==> flow/design.v <==
module n_delay #(
    parameter  int unsigned Latency    = 1,
    parameter  int unsigned Width      = 8,
    localparam int unsigned LatencyMin = Latency == 0 ? 1 : Latency
) (
    input  logic                        clk_i,
    input  logic                        en_i,
    input  logic                        rst_ni,
    input  logic [           Width-1:0] data_i,
    output logic [           Width-1:0] data_o,
    output logic [LatencyMin*Width-1:0] buffer_o
);
  logic [(Latency+1)-1:0][Width-1:0] buffer_temp;
  assign buffer_temp[0] = data_i;
  assign data_o = buffer_temp[(Latency+1)-1];
  for (genvar n = 0; n < Latency; n++) begin : gen_buffer
    always_ff @(posedge clk_i)
      if (!rst_ni) buffer_temp[n+1] <= '0;
      else if (en_i) buffer_temp[n+1] <= buffer_temp[n];
  end
  if (Latency == 0) assign buffer_o = data_i;
  else if (Latency == 1) assign buffer_o = buffer_temp[0];
  else assign buffer_o = buffer_temp[Latency-1:0];
endmodule
(* use_dsp = "yes" *)
module integer_multiplier #(
    parameter  int unsigned WidthX  = 4,
    parameter  int unsigned WidthK  = 8,
    parameter  int unsigned Latency = 1,
    localparam int unsigned WidthY  = WidthX + WidthK
) (
    input  logic                     clk_i,
    input  logic                     rst_ni,
    input  logic                     en_i,
    input  logic signed [WidthX-1:0] x_i,
    input  logic signed [WidthK-1:0] k_i,
    output logic signed [WidthY-1:0] y_o
);
  logic signed [WidthY-1:0] temp_mul;
  always_ff @(posedge clk_i)
    if (!rst_ni) temp_mul <= '0;
    else if (en_i) temp_mul <= $signed(x_i) * $signed(k_i);
  n_delay #(
      .Latency(Latency - 1),
      .Width  (WidthY)
  ) i_mac_delay (
      .clk_i   (clk_i),
      .en_i    (en_i),
      .rst_ni  (rst_ni),
      .data_i  (temp_mul),
      .data_o  (y_o),
      .buffer_o()
  );
endmodule
(* use_dsp = "yes" *)
module minifloat_multiplier #(
    parameter  int unsigned ExpWidthX   = 4,
    parameter  int unsigned ExpWidthK   = 4,
    parameter  int unsigned ManWidthX   = 3,
    parameter  int unsigned ManWidthK   = 3,
    parameter  int unsigned Latency     = 1,
    localparam int unsigned WidthX      = 1 + ExpWidthX + ManWidthX,
    localparam int unsigned WidthK      = 1 + ExpWidthK + ManWidthK,
    localparam int unsigned ManWidthMax = ((ManWidthX > ManWidthK) ? ManWidthX : ManWidthK),
    localparam int unsigned ExpWidthMax = ((ExpWidthX > ExpWidthK) ? ExpWidthX : ExpWidthK),
    localparam int unsigned WidthY      = 2 * (ManWidthMax + (2 ** ExpWidthMax))
) (
    input  logic                     clk_i,
    input  logic                     rst_ni,
    input  logic                     en_i,
    input  logic        [WidthX-1:0] x_i,
    input  logic        [WidthK-1:0] k_i,
    output logic signed [WidthY-1:0] y_o
);
  logic sign_x, sign_k;
  logic [ExpWidthX-1:0] exp_x;
  logic [ExpWidthK-1:0] exp_k;
  logic [ManWidthX-1:0] man_x;
  logic [ManWidthK-1:0] man_k;
  logic norm_x, norm_k;
  logic [(ManWidthX+1)-1:0] ext_man_x;   
  logic [(ManWidthK+1)-1:0] ext_man_k;   
  logic signed [(ManWidthX-1)+2:0] signed_man_x;   
  logic signed [(ManWidthK-1)+2:0] signed_man_k;   
  logic signed [WidthY-1:0] fixed_product;
  always_comb begin
    {sign_x, exp_x, man_x} = x_i;
    {sign_k, exp_k, man_k} = k_i;
    {norm_x, norm_k} = {|exp_x, |exp_k};
    ext_man_x = {norm_x, man_x};   
    ext_man_k = {norm_k, man_k};   
    signed_man_x = sign_x ? -ext_man_x : ext_man_x;   
    signed_man_k = sign_k ? -ext_man_k : ext_man_k;   
    fixed_product = ($signed(signed_man_x) * $signed(signed_man_k)) <<
        ($unsigned({1'b0, exp_x} + {1'b0, exp_k}) - $unsigned(norm_x) - $unsigned(norm_k));
  end
  logic signed [WidthY-1:0] temp_mul;
  always_ff @(posedge clk_i) begin
    if (!rst_ni) temp_mul <= '0;
    else if (en_i) temp_mul <= fixed_product;
  end
  n_delay #(
      .Latency(Latency - 1),
      .Width  (WidthY)
  ) i_mac_delay (
      .clk_i   (clk_i),
      .en_i    (en_i),
      .rst_ni  (rst_ni),
      .data_i  (temp_mul),
      .data_o  (y_o),
      .buffer_o()
  );
endmodule
module acc #(
    parameter int unsigned WidthX  = 4,
    parameter int unsigned WidthY  = 16,
    parameter int unsigned Latency = 1
) (
    input  logic                     clk_i,
    input  logic                     rst_ni,
    input  logic                     en_i,
    input  logic                     x_valid_i,
    input  logic                     first_i,
    input  logic signed [WidthX-1:0] x_i,
    output logic signed [WidthY-1:0] y_o
);
  logic signed [WidthY-1:0] temp_acc;
  always_ff @(posedge clk_i)
    if (!rst_ni) temp_acc <= '0;
    else if (en_i && x_valid_i) begin
      temp_acc <= WidthY'($signed(x_i)) + $signed(first_i ? WidthY'(0) : temp_acc);
    end
  n_delay #(
      .Latency(Latency - 1),
      .Width  (WidthY)
  ) i_mac_delay (
      .clk_i   (clk_i),
      .en_i    (en_i),
      .rst_ni  (rst_ni),
      .data_i  (temp_acc),
      .data_o  (y_o),
      .buffer_o()
  );
endmodule
module tri_buffer #(
    parameter int unsigned Width = 8,
    parameter int unsigned Size  = 4
) (
    input  logic                       clk_i,
    input  logic                       rst_ni,
    input  logic                       en_i,
    input  logic [Size-1:0][Width-1:0] x_i,
    output logic [Size-1:0][Width-1:0] y_o
);
  logic signed [Size-1:0][Size-1:0][Width-1:0] buffer;  
  assign buffer[0] = x_i;   
  for (genvar row = 1; row < Size; row++) begin : gen_row   
    for (genvar col = row; col < Size; col++) begin : gen_col   
      always_ff @(posedge clk_i)
        if (!rst_ni) buffer[row][col] <= 0;
        else if (en_i) buffer[row][col] <= buffer[row-1][col];
    end
  end
  for (genvar col = 0; col < Size; col++) begin : gen_output   
    assign y_o[col] = buffer[col][col];   
  end
endmodule
module axis_sa #(
    parameter int unsigned LatencyMul = 1,
    parameter int unsigned LatencyAcc = 1,
    parameter int unsigned Rows = 4,
    parameter int unsigned Cols = 8,
    parameter int unsigned WidthY = 16,   
    parameter int unsigned MacType = 0,   
    parameter int unsigned WidthX = 4,
    parameter int unsigned WidthK = 8,
    parameter int unsigned ExpWidthX = 4,
    parameter int unsigned ExpWidthK = 4,
    parameter int unsigned ManWidthX = 3,
    parameter int unsigned ManWidthK = 3,
    parameter int unsigned WidthM = WidthX + WidthK,   
    localparam int unsigned FpWidthX = 1 + ExpWidthX + ManWidthX,
    localparam int unsigned FpWidthK = 1 + ExpWidthK + ManWidthK,
    localparam int unsigned ManWidthMax = ((ManWidthX > ManWidthK) ? ManWidthX : ManWidthK),
    localparam int unsigned ExpWidthMax = ((ExpWidthX > ExpWidthK) ? ExpWidthX : ExpWidthK),
    localparam int unsigned FpWidthM = 2 * (ManWidthMax + (2 ** ExpWidthMax)),
    localparam int unsigned DiagLen = (Rows + Cols) - 1,
    localparam int unsigned ActualWidthX = (MacType == 0) ? WidthX : FpWidthX,
    localparam int unsigned ActualWidthK = (MacType == 0) ? WidthK : FpWidthK,
    localparam int unsigned ActualWidthM = (MacType == 0) ? WidthY : FpWidthM
) (
    input  logic                              clk_i,
    input  logic                              rst_ni,
    input  logic                              s_valid_i,
    input  logic                              s_last_i,
    input  logic                              m_ready_i,
    output logic                              s_ready_o,
    output logic                              m_valid_o,
    output logic                              m_last_o,
    input  logic [Rows-1:0][ActualWidthX-1:0] sx_data_i,
    input  logic [Cols-1:0][ActualWidthK-1:0] sk_data_i,
    output logic [Rows-1:0][      WidthY-1:0] m_data_o
);
  logic en_mac, en_shift;
  logic [Rows-1:0][ActualWidthX-1:0] xi_delayed;
  logic [Cols-1:0][ActualWidthK-1:0] ki_delayed, sk_reversed;
  logic [Rows-1:0][Cols-1:0][ActualWidthX-1:0] xi;
  logic [Rows-1:0][Cols-1:0][ActualWidthK-1:0] ki;
  logic [Rows-1:0][Cols-1:0][ActualWidthM-1:0] mo;
  logic [Rows-1:0][Cols-1:0][WidthY-1:0] ao, ro;
  logic [DiagLen-1:0] r_valid, r_last, r_copy, r_clear, conflict, a_valid, m_first;
  logic [LatencyMul+LatencyAcc+DiagLen-1:0] valid, vlast;
  assign en_mac   = !(|conflict);  
  assign en_shift = r_valid[DiagLen-1] && m_ready_i;   
  logic busy, s_fire;
  assign s_ready_o = en_mac && !busy;
  assign s_fire = s_valid_i && s_ready_o;
  always_ff @(posedge clk_i)
    if (!rst_ni) busy <= 1'b0;
    else if (s_fire && s_last_i) busy <= 1'b1;
    else if (m_valid_o && m_ready_i && m_last_o) busy <= 1'b0;
  for (genvar c = 0; c < Cols; c++) assign sk_reversed[c] = sk_data_i[Cols-1-c];
  tri_buffer #(
      .Width(ActualWidthX),
      .Size (Rows)
  ) i_tri_x (
      .clk_i (clk_i),
      .rst_ni(rst_ni),
      .en_i  (en_mac),
      .x_i   (sx_data_i),
      .y_o   (xi_delayed)
  );
  tri_buffer #(
      .Width(ActualWidthK),
      .Size (Cols)
  ) i_tri_k (
      .clk_i (clk_i),
      .rst_ni(rst_ni),
      .en_i  (en_mac),
      .x_i   (sk_reversed),
      .y_o   (ki_delayed)
  );
  n_delay #(
      .Latency(LatencyMul + LatencyAcc + DiagLen),
      .Width  (1)
  ) i_valid (
      .clk_i   (clk_i),
      .en_i    (en_mac),
      .rst_ni  (rst_ni),
      .data_i  (s_valid_i && !busy),
      .data_o  (),
      .buffer_o(valid)
  );
  n_delay #(
      .Latency(LatencyMul + LatencyAcc + DiagLen),
      .Width  (1)
  ) i_vlast (
      .clk_i   (clk_i),
      .en_i    (en_mac),
      .rst_ni  (rst_ni),
      .data_i  (s_valid_i && !busy && s_last_i),
      .data_o  (),
      .buffer_o(vlast)
  );
  for (genvar r = 0; r < Rows; r++) begin
    for (genvar c = 0; c < Cols; c++) begin
      if (c == 0) assign xi[r][c] = xi_delayed[r];
      else   
        always_ff @(posedge clk_i)
          if (!rst_ni) xi[r][c] <= '0;
          else if (en_mac) xi[r][c] <= xi[r][c-1];
      if (r == 0) assign ki[r][c] = ki_delayed[c];
      else   
        always_ff @(posedge clk_i)
          if (!rst_ni) ki[r][c] <= '0;
          else if (en_mac) ki[r][c] <= ki[r-1][c];
    end
  end
  for (genvar r = 0; r < Rows; r++) begin : MR
    for (genvar c = 0; c < Cols; c++) begin : MC
      if (MacType == 0) begin
        logic signed [WidthM-1:0] mul_y;
        assign mo[r][c] = ActualWidthM'(mul_y);
        integer_multiplier #(
            .WidthX (WidthX),
            .WidthK (WidthK),
            .Latency(LatencyMul)
        ) MUL (
            .clk_i (clk_i),
            .rst_ni(rst_ni),
            .en_i  (en_mac),
            .x_i   (xi[r][c]),
            .k_i   (ki[r][c]),
            .y_o   (mul_y)
        );
      end else begin
        minifloat_multiplier #(
            .ExpWidthX(ExpWidthX),
            .ExpWidthK(ExpWidthK),
            .ManWidthX(ManWidthX),
            .ManWidthK(ManWidthK),
            .Latency  (LatencyMul)
        ) MUL (
            .clk_i (clk_i),
            .rst_ni(rst_ni),
            .en_i  (en_mac),
            .x_i   (xi[r][c]),
            .k_i   (ki[r][c]),
            .y_o   (mo[r][c])
        );
      end
    end
  end
  for (genvar d = 0; d < DiagLen; d++) begin
    always_ff @(posedge clk_i)
      if (!rst_ni) m_first[d] <= 1'b1;
      else if (valid[LatencyMul+d]) m_first[d] <= vlast[LatencyMul+d];
  end
  for (genvar r = 0; r < Rows; r++) begin : AR
    for (genvar c = 0; c < Cols; c++) begin : AC
      localparam d = (r + c);
      acc #(
          .WidthX (ActualWidthM),
          .WidthY (WidthY),
          .Latency(LatencyAcc)
      ) ACC (
          .clk_i    (clk_i),
          .rst_ni   (rst_ni),
          .en_i     (en_mac),
          .x_valid_i(valid[LatencyMul+d]),
          .first_i  (m_first[d]),
          .x_i      (mo[r][c]),
          .y_o      (ao[r][c])
      );
    end
  end
  for (genvar d = 0; d < DiagLen; d++) begin
    if (d == 0) assign r_last[0] = r_valid[0];
    else
      always_ff @(posedge clk_i)
        if (!rst_ni) r_last[d] <= 0;
        else if (en_shift)
          if ((d >= (Cols - 1)) && m_last_o)
            r_last[d] <= 0;   
          else r_last[d] <= r_last[d-1];   
    always_ff @(posedge clk_i)
      if (!rst_ni) a_valid[d] <= 0;
      else if (en_mac) a_valid[d] <= vlast[LatencyMul+LatencyAcc+d-1];
    assign conflict [d] = a_valid[d]  &&  r_valid[d];  
    assign r_copy   [d] = a_valid[d]  && !r_valid[d];  
    assign r_clear[d] = en_shift && r_last[d];   
    always_ff @(posedge clk_i)
      if (!rst_ni) r_valid[d] <= 0;
      else if ((d >= (Cols - 1)) && en_shift && m_last_o)
        r_valid[d] <= 0;   
      else if (r_copy[d]) r_valid[d] <= 1;
      else if (r_clear[d]) r_valid[d] <= 0;
  end
  for (genvar r = 0; r < Rows; r++) begin
    for (genvar c = 0; c < Cols; c++) begin
      if (c == 0) begin
        always_ff @(posedge clk_i)
          if (!rst_ni) ro[r][0] <= '0;
          else if (r_copy[(r + 0)]) ro[r][0] <= ao[r][0];
      end else begin
        always_ff @(posedge clk_i)
          if (!rst_ni) ro[r][c] <= '0;
          else if (r_copy[(r + c)]) ro[r][c] <= ao[r][c];
          else if (en_shift) ro[r][c] <= ro[r][c-1];
      end
    end
  end
  assign m_valid_o = r_valid[DiagLen-1];
  assign m_last_o  = r_last[Cols-1];
  for (genvar r = 0; r < Rows; r++) assign m_data_o[r] = ro[r][Cols-1];
endmodule
module sa_top (
    input  logic          clk_i,
    input  logic          rst_ni,
    input  logic          s_valid_i,
    input  logic          s_last_i,
    input  logic          m_ready_i,
    output logic          s_ready_o,
    output logic          m_valid_o,
    output logic          m_last_o,
    input  logic [ 15:0]  sx_data_i,
    input  logic [ 63:0]  sk_data_i,
    output logic [ 63:0]  m_data_o
);
  axis_sa #(
      .LatencyMul(1),
      .LatencyAcc(1),
      .Rows      (4),
      .Cols      (8),
      .WidthY    (16),
      .MacType   (0),
      .WidthX    (4),
      .WidthK    (8)
  ) i_sa (
      .clk_i    (clk_i),
      .rst_ni   (rst_ni),
      .s_valid_i(s_valid_i),
      .s_last_i (s_last_i),
      .m_ready_i(m_ready_i),
      .s_ready_o(s_ready_o),
      .m_valid_o(m_valid_o),
      .m_last_o (m_last_o),
      .sx_data_i(sx_data_i),
      .sk_data_i(sk_data_i),
      .m_data_o (m_data_o)
  );
endmodule
---- Step by step through the tools: sa_top ----
Tool output for the design above, in the order of the flow.
Lines are those of the file above, counted from 1.
Operators: Yosys type, input widths -> output width; for muxes data width and select width s.
Cell names lack the library's common part.
Not given: --
set-up
  top ..................................... sa_top
  clock ................................... clk_i
  library ................................. sky130hd
  timing corner ........................... tt_025C_1v80

---- Elaborated design ----
Source: Yosys, flattened and elaborated, memories not mapped. Widths are those after wreduce. Registers that Yosys merges into a memory's read port (data or address) are not register bits. Print and check cells do not count. Equal cells are merged and count once.
operators by class
  add/subtract/negate cells ............... 32
  $mul .................................... 32
  multiplexer cells ....................... 109
  bitwise gates (word level) .............. 1
  reductions and logical operators ........ 80
operators with widths
  operator           number
  $mul 4x8->12       32
  $mux 16            88
  $add 12x16->16     32
  $logic_and 1x1->1  47
  $reduce_bool 2->1  18
  $mux 1             21
  $logic_not 1->1    13
  $reduce_or 11->1   1
  $reduce_or 2->1    1
  $not 1->1          1
storage and ports
  register bits after elaboration ......... 2013
  output and inout bits ................... 67
  elaborated cells ........................ 489

---- Logic depth ----
Yosys ltp: most cells in a row. Word level: on the elaborated netlist, between registers, memories and ports. Mapped: between sequential cells and ports; inverters and the memories' decode and read muxes count.
depth
  depth in word-level cells ............... 7
  ABC_AREA ................................ 0
  gate-level depth with buffers ........... 18

---- Mapped cells and area ----
Source: synth_stat.txt of the flow (Yosys; design flattened, memories mapped). It holds for the ABC_AREA given above (unset counts as 0); a run with the other value may have another netlist.
The area totals of this step are shown rounded.
synthesis totals
  mapped cells ............................ 16260
  cell area after synthesis ............... 130000 sq um
  area of sequential cells ................ 40000 sq um
  mapped flip-flops ....................... 2013
  buffers ................................. 991
cell types
  cell      number
  dfxtp_1   2013
  ha_1      1120
  nand2_1   3719
  fa_1      576
  a21oi_1   1690
  xnor2_1   515
  nor2b_1   687
  a311oi_1  459
  and2_1    623
  nor2_1    817
  inv_1     781
  clkbuf_1  652
  buf_2     232
  nand3_1   209
  a211oi_1  136
  o21ai_0   204
  o21bai_1  129
  xor2_1    110
Not listed: further types 66, cells in them 1588.
The figures by module come from a second, unflattened synthesis with its own total; it is not the netlist above.
unflattened totals
  cells (unflattened synthesis) ........... 17390
  area (unflattened synthesis) ............ 150000 sq um
Each row is one instance without its submodules.
by module
  module              times used  cells  area (sq um)  sequential area (sq um)
  integer_multiplier  32          158    1600          240
  acc                 32          172    1400          320
  axis_sa             1           4073   35000         17000
  tri_buffer          1           786    9000          4500
  n_delay             32          32     240           0.0
  n_delay             32          24     180           0.0
  tri_buffer          1           93     1000          480
  n_delay             2           43     510           260
  sa_top              1           0      0.0           0.0

---- Timing after synthesis ----
OpenSTA on the mapped netlist: ideal clock, no wires. The path of least setup slack (recovery checks aside). Input and output delay are each 20% of the period. Register names are those of the netlist, which keeps one name where synthesis merged equal registers.
path after synthesis
  path type ............................... input to register
  from .................................... input port sk_data_i[56]
  to ...................................... register i_sa.MR[0].MC[0].genblk1.MUL.temp_mul[11]
  period .................................. 4.2 ns
  external input delay .................... 0.840 ns
  library setup time ...................... 0.086 ns
  arrival time ............................ 4.206 ns
  data required time ...................... 4.114 ns
  path slack .............................. -0.091 ns
  delay of the path ....................... 3.452 ns
  driving pins on the path ................ 15
  buffers on the path ..................... 0
  synthesis period reached ................ 4.291 ns
"delay of the path" is the arrival time less input delay plus setup time.
"driving pins on the path" counts driving pins, that of a launching flip-flop among them; a cell with two outputs on the path counts twice.
"synthesis period reached" is the clock period less the worst setup slack; recovery checks do not enter. This is arithmetic on one report: input and output delays are still those of the set period (20% each).
The rows between start and end are the longest chain of elaborated cells between them; the timing report does not say that the signal goes this way. Where chains are equally long, one stands for them.
Each line given opens the expression or statement behind the cell; cells for indexed reads and writes are added by Yosys, which also makes memories of some case tables.
between the ends, after synthesis
  path through ............................ nand2b_1 -> fa_1 -> fa_1 -> inv_1 -> fa_1 -> ha_1 -> fa_1 -> a21o_1 -> a21oi_1 -> o21bai_1 -> a21oi_1 -> o21bai_1 -> a21oi_1 -> xnor2_1 -> a211oi_1
  cells in the longest elaborated chain ... 1
  elaborated cells on any way between the ends .. 1
  RTL lines with such cells ............... 1
ends and longest elaborated chain, after synthesis
  element       line  source
  from (decl)   387   input  logic [ 63:0]  sk_data_i,
  $mul 4x8->12  42    else if (en_i) temp_mul <= $signed(x_i) * $signed(k_i);
  to (assign)   41    if (!rst_ni) temp_mul <= '0;
  to (assign)   42
  to (decl)     39    logic signed [WidthY-1:0] temp_mul;

---- Timing after layout ----
Path of least setup slack in the final report of flow run A (OpenROAD, finished layout, wires in). Where an end is a register, its clock arrival counts in the times.
path post-layout
  path type ............................... register to output
  from .................................... register i_sa.a_valid[3]
  to ...................................... output port s_ready_o
  period .................................. 6.91 ns
  output delay ............................ 1.38 ns
  arrival time ............................ 3.92 ns
  data required time ...................... 5.53 ns
  path slack .............................. 1.61 ns
  driving pins on the path ................ 6
  buffers on the path ..................... 1
The rows between start and end are the longest chain of elaborated cells between them; the timing report does not say that the signal goes this way. Where chains are equally long, one stands for them.
between the ends, post-layout
  path through ............................ dfxtp_1 -> a22oi_1 -> nand2_1 -> or3_4 -> nor2_1 -> clkdlybuf4s50_1
  cells in the longest elaborated chain ... 4
  elaborated cells on any way between the ends .. 4
  RTL lines with such cells ............... 3
ends and longest elaborated chain, post-layout
  element            line  source
  from (decl)        211   logic [DiagLen-1:0] r_valid, r_last, r_copy, r_clear, conflict, a_valid, m_first;
  from (assign)      347   if (!rst_ni) a_valid[d] <= 0;
  from (assign)      348   else if (en_mac) a_valid[d] <= vlast[LatencyMul+LatencyAcc+d-1];
  $logic_and 1x1->1  349   assign conflict [d] = a_valid[d]  &&  r_valid[d];
  $reduce_or 11->1   213   assign en_mac   = !(|conflict);
  $logic_not 1->1    213
  $logic_and 1x1->1  216   assign s_ready_o = en_mac && !busy;
  to (decl)          383   output logic          s_ready_o,

Ticket comment

Flow measurements of sa_top on sky130hd: 3 stored runs with different settings, listed in no order. Input and output delays are each 20% of the period that was set; the output load is 0.01 pF.
"reached clock period": clock period set for the run, less the worst setup slack. It is reckoned from that one timing run; input and output delays stay at 20% of the period that was set.
By "time on the worst setup path" is meant the share of the clock period that the worst setup path is allowed (20% is reserved at inputs, 20% at outputs), minus its slack. Clock arrival times at its registers enter into it.
"total power after layout": no workload was simulated; the value follows from the tool's default switching activity.
The results are shown rounded.

---- flow run A ----
settings
  CELL_PAD_IN_SITES_DETAIL_PLACEMENT = 2
  CELL_PAD_IN_SITES_GLOBAL_PLACEMENT = 2
  CORE_ASPECT_RATIO = 1.14
  CORE_MARGIN = 3
  CORE_UTILIZATION = 47
  CTS_CLUSTER_SIZE = 42
  HOLD_SLACK_MARGIN = -0.01
  MAX_ROUTING_LAYER = met4
  PLACE_DENSITY = 0.56
  SLEW_MARGIN = 0
  period_ns = 6.91
  CAP_MARGIN = 20
results
  area inside the die boundary ............ 290000 sq um
  time on the worst setup path ............ 3.92 ns
  worst setup path type ................... register to output
  setup slack of the critical path ........ 1.6 ns
  synthesized cell area ................... 130000 sq um
  reached clock period .................... 5.301 ns
  worst-case hold slack ................... 0.46 ns
  total power after layout ................ 27000 µW
  setup total negative slack .............. 0.000 ns
  standard-cell area of the final layout .. 140000 sq um
  utilization after routing ............... 51%

---- flow run B ----
settings
  CELL_PAD_IN_SITES_DETAIL_PLACEMENT = 2
  CELL_PAD_IN_SITES_GLOBAL_PLACEMENT = 2
  CORE_ASPECT_RATIO = 1.14
  CORE_MARGIN = 8
  CORE_UTILIZATION = 47
  CTS_CLUSTER_DIAMETER = 319
  CTS_CLUSTER_SIZE = 42
  GPL_TIMING_DRIVEN = 0
  HOLD_SLACK_MARGIN = -0.01
  MAX_ROUTING_LAYER = met4
  PLACE_DENSITY = 0.56
  SLEW_MARGIN = 0
  period_ns = 6.91
  CAP_MARGIN = 20
results
  did not finish, routing stopped with ODB-0269

---- flow run C ----
settings
  ABC_AREA = 1
  CAP_MARGIN = 25
  CELL_PAD_IN_SITES_DETAIL_PLACEMENT = 2
  CELL_PAD_IN_SITES_GLOBAL_PLACEMENT = 0
  CORE_ASPECT_RATIO = 0.62
  CORE_MARGIN = 8
  CORE_UTILIZATION = 45
  CTS_CLUSTER_DIAMETER = 319
  CTS_CLUSTER_SIZE = 42
  GPL_TIMING_DRIVEN = 1
  HOLD_SLACK_MARGIN = -0.01
  MAX_ROUTING_LAYER = met5
  PLACE_DENSITY = 0.56
  SLEW_MARGIN = 0
  period_ns = 2.51
results
  did not finish, placement stopped with DPL-0033
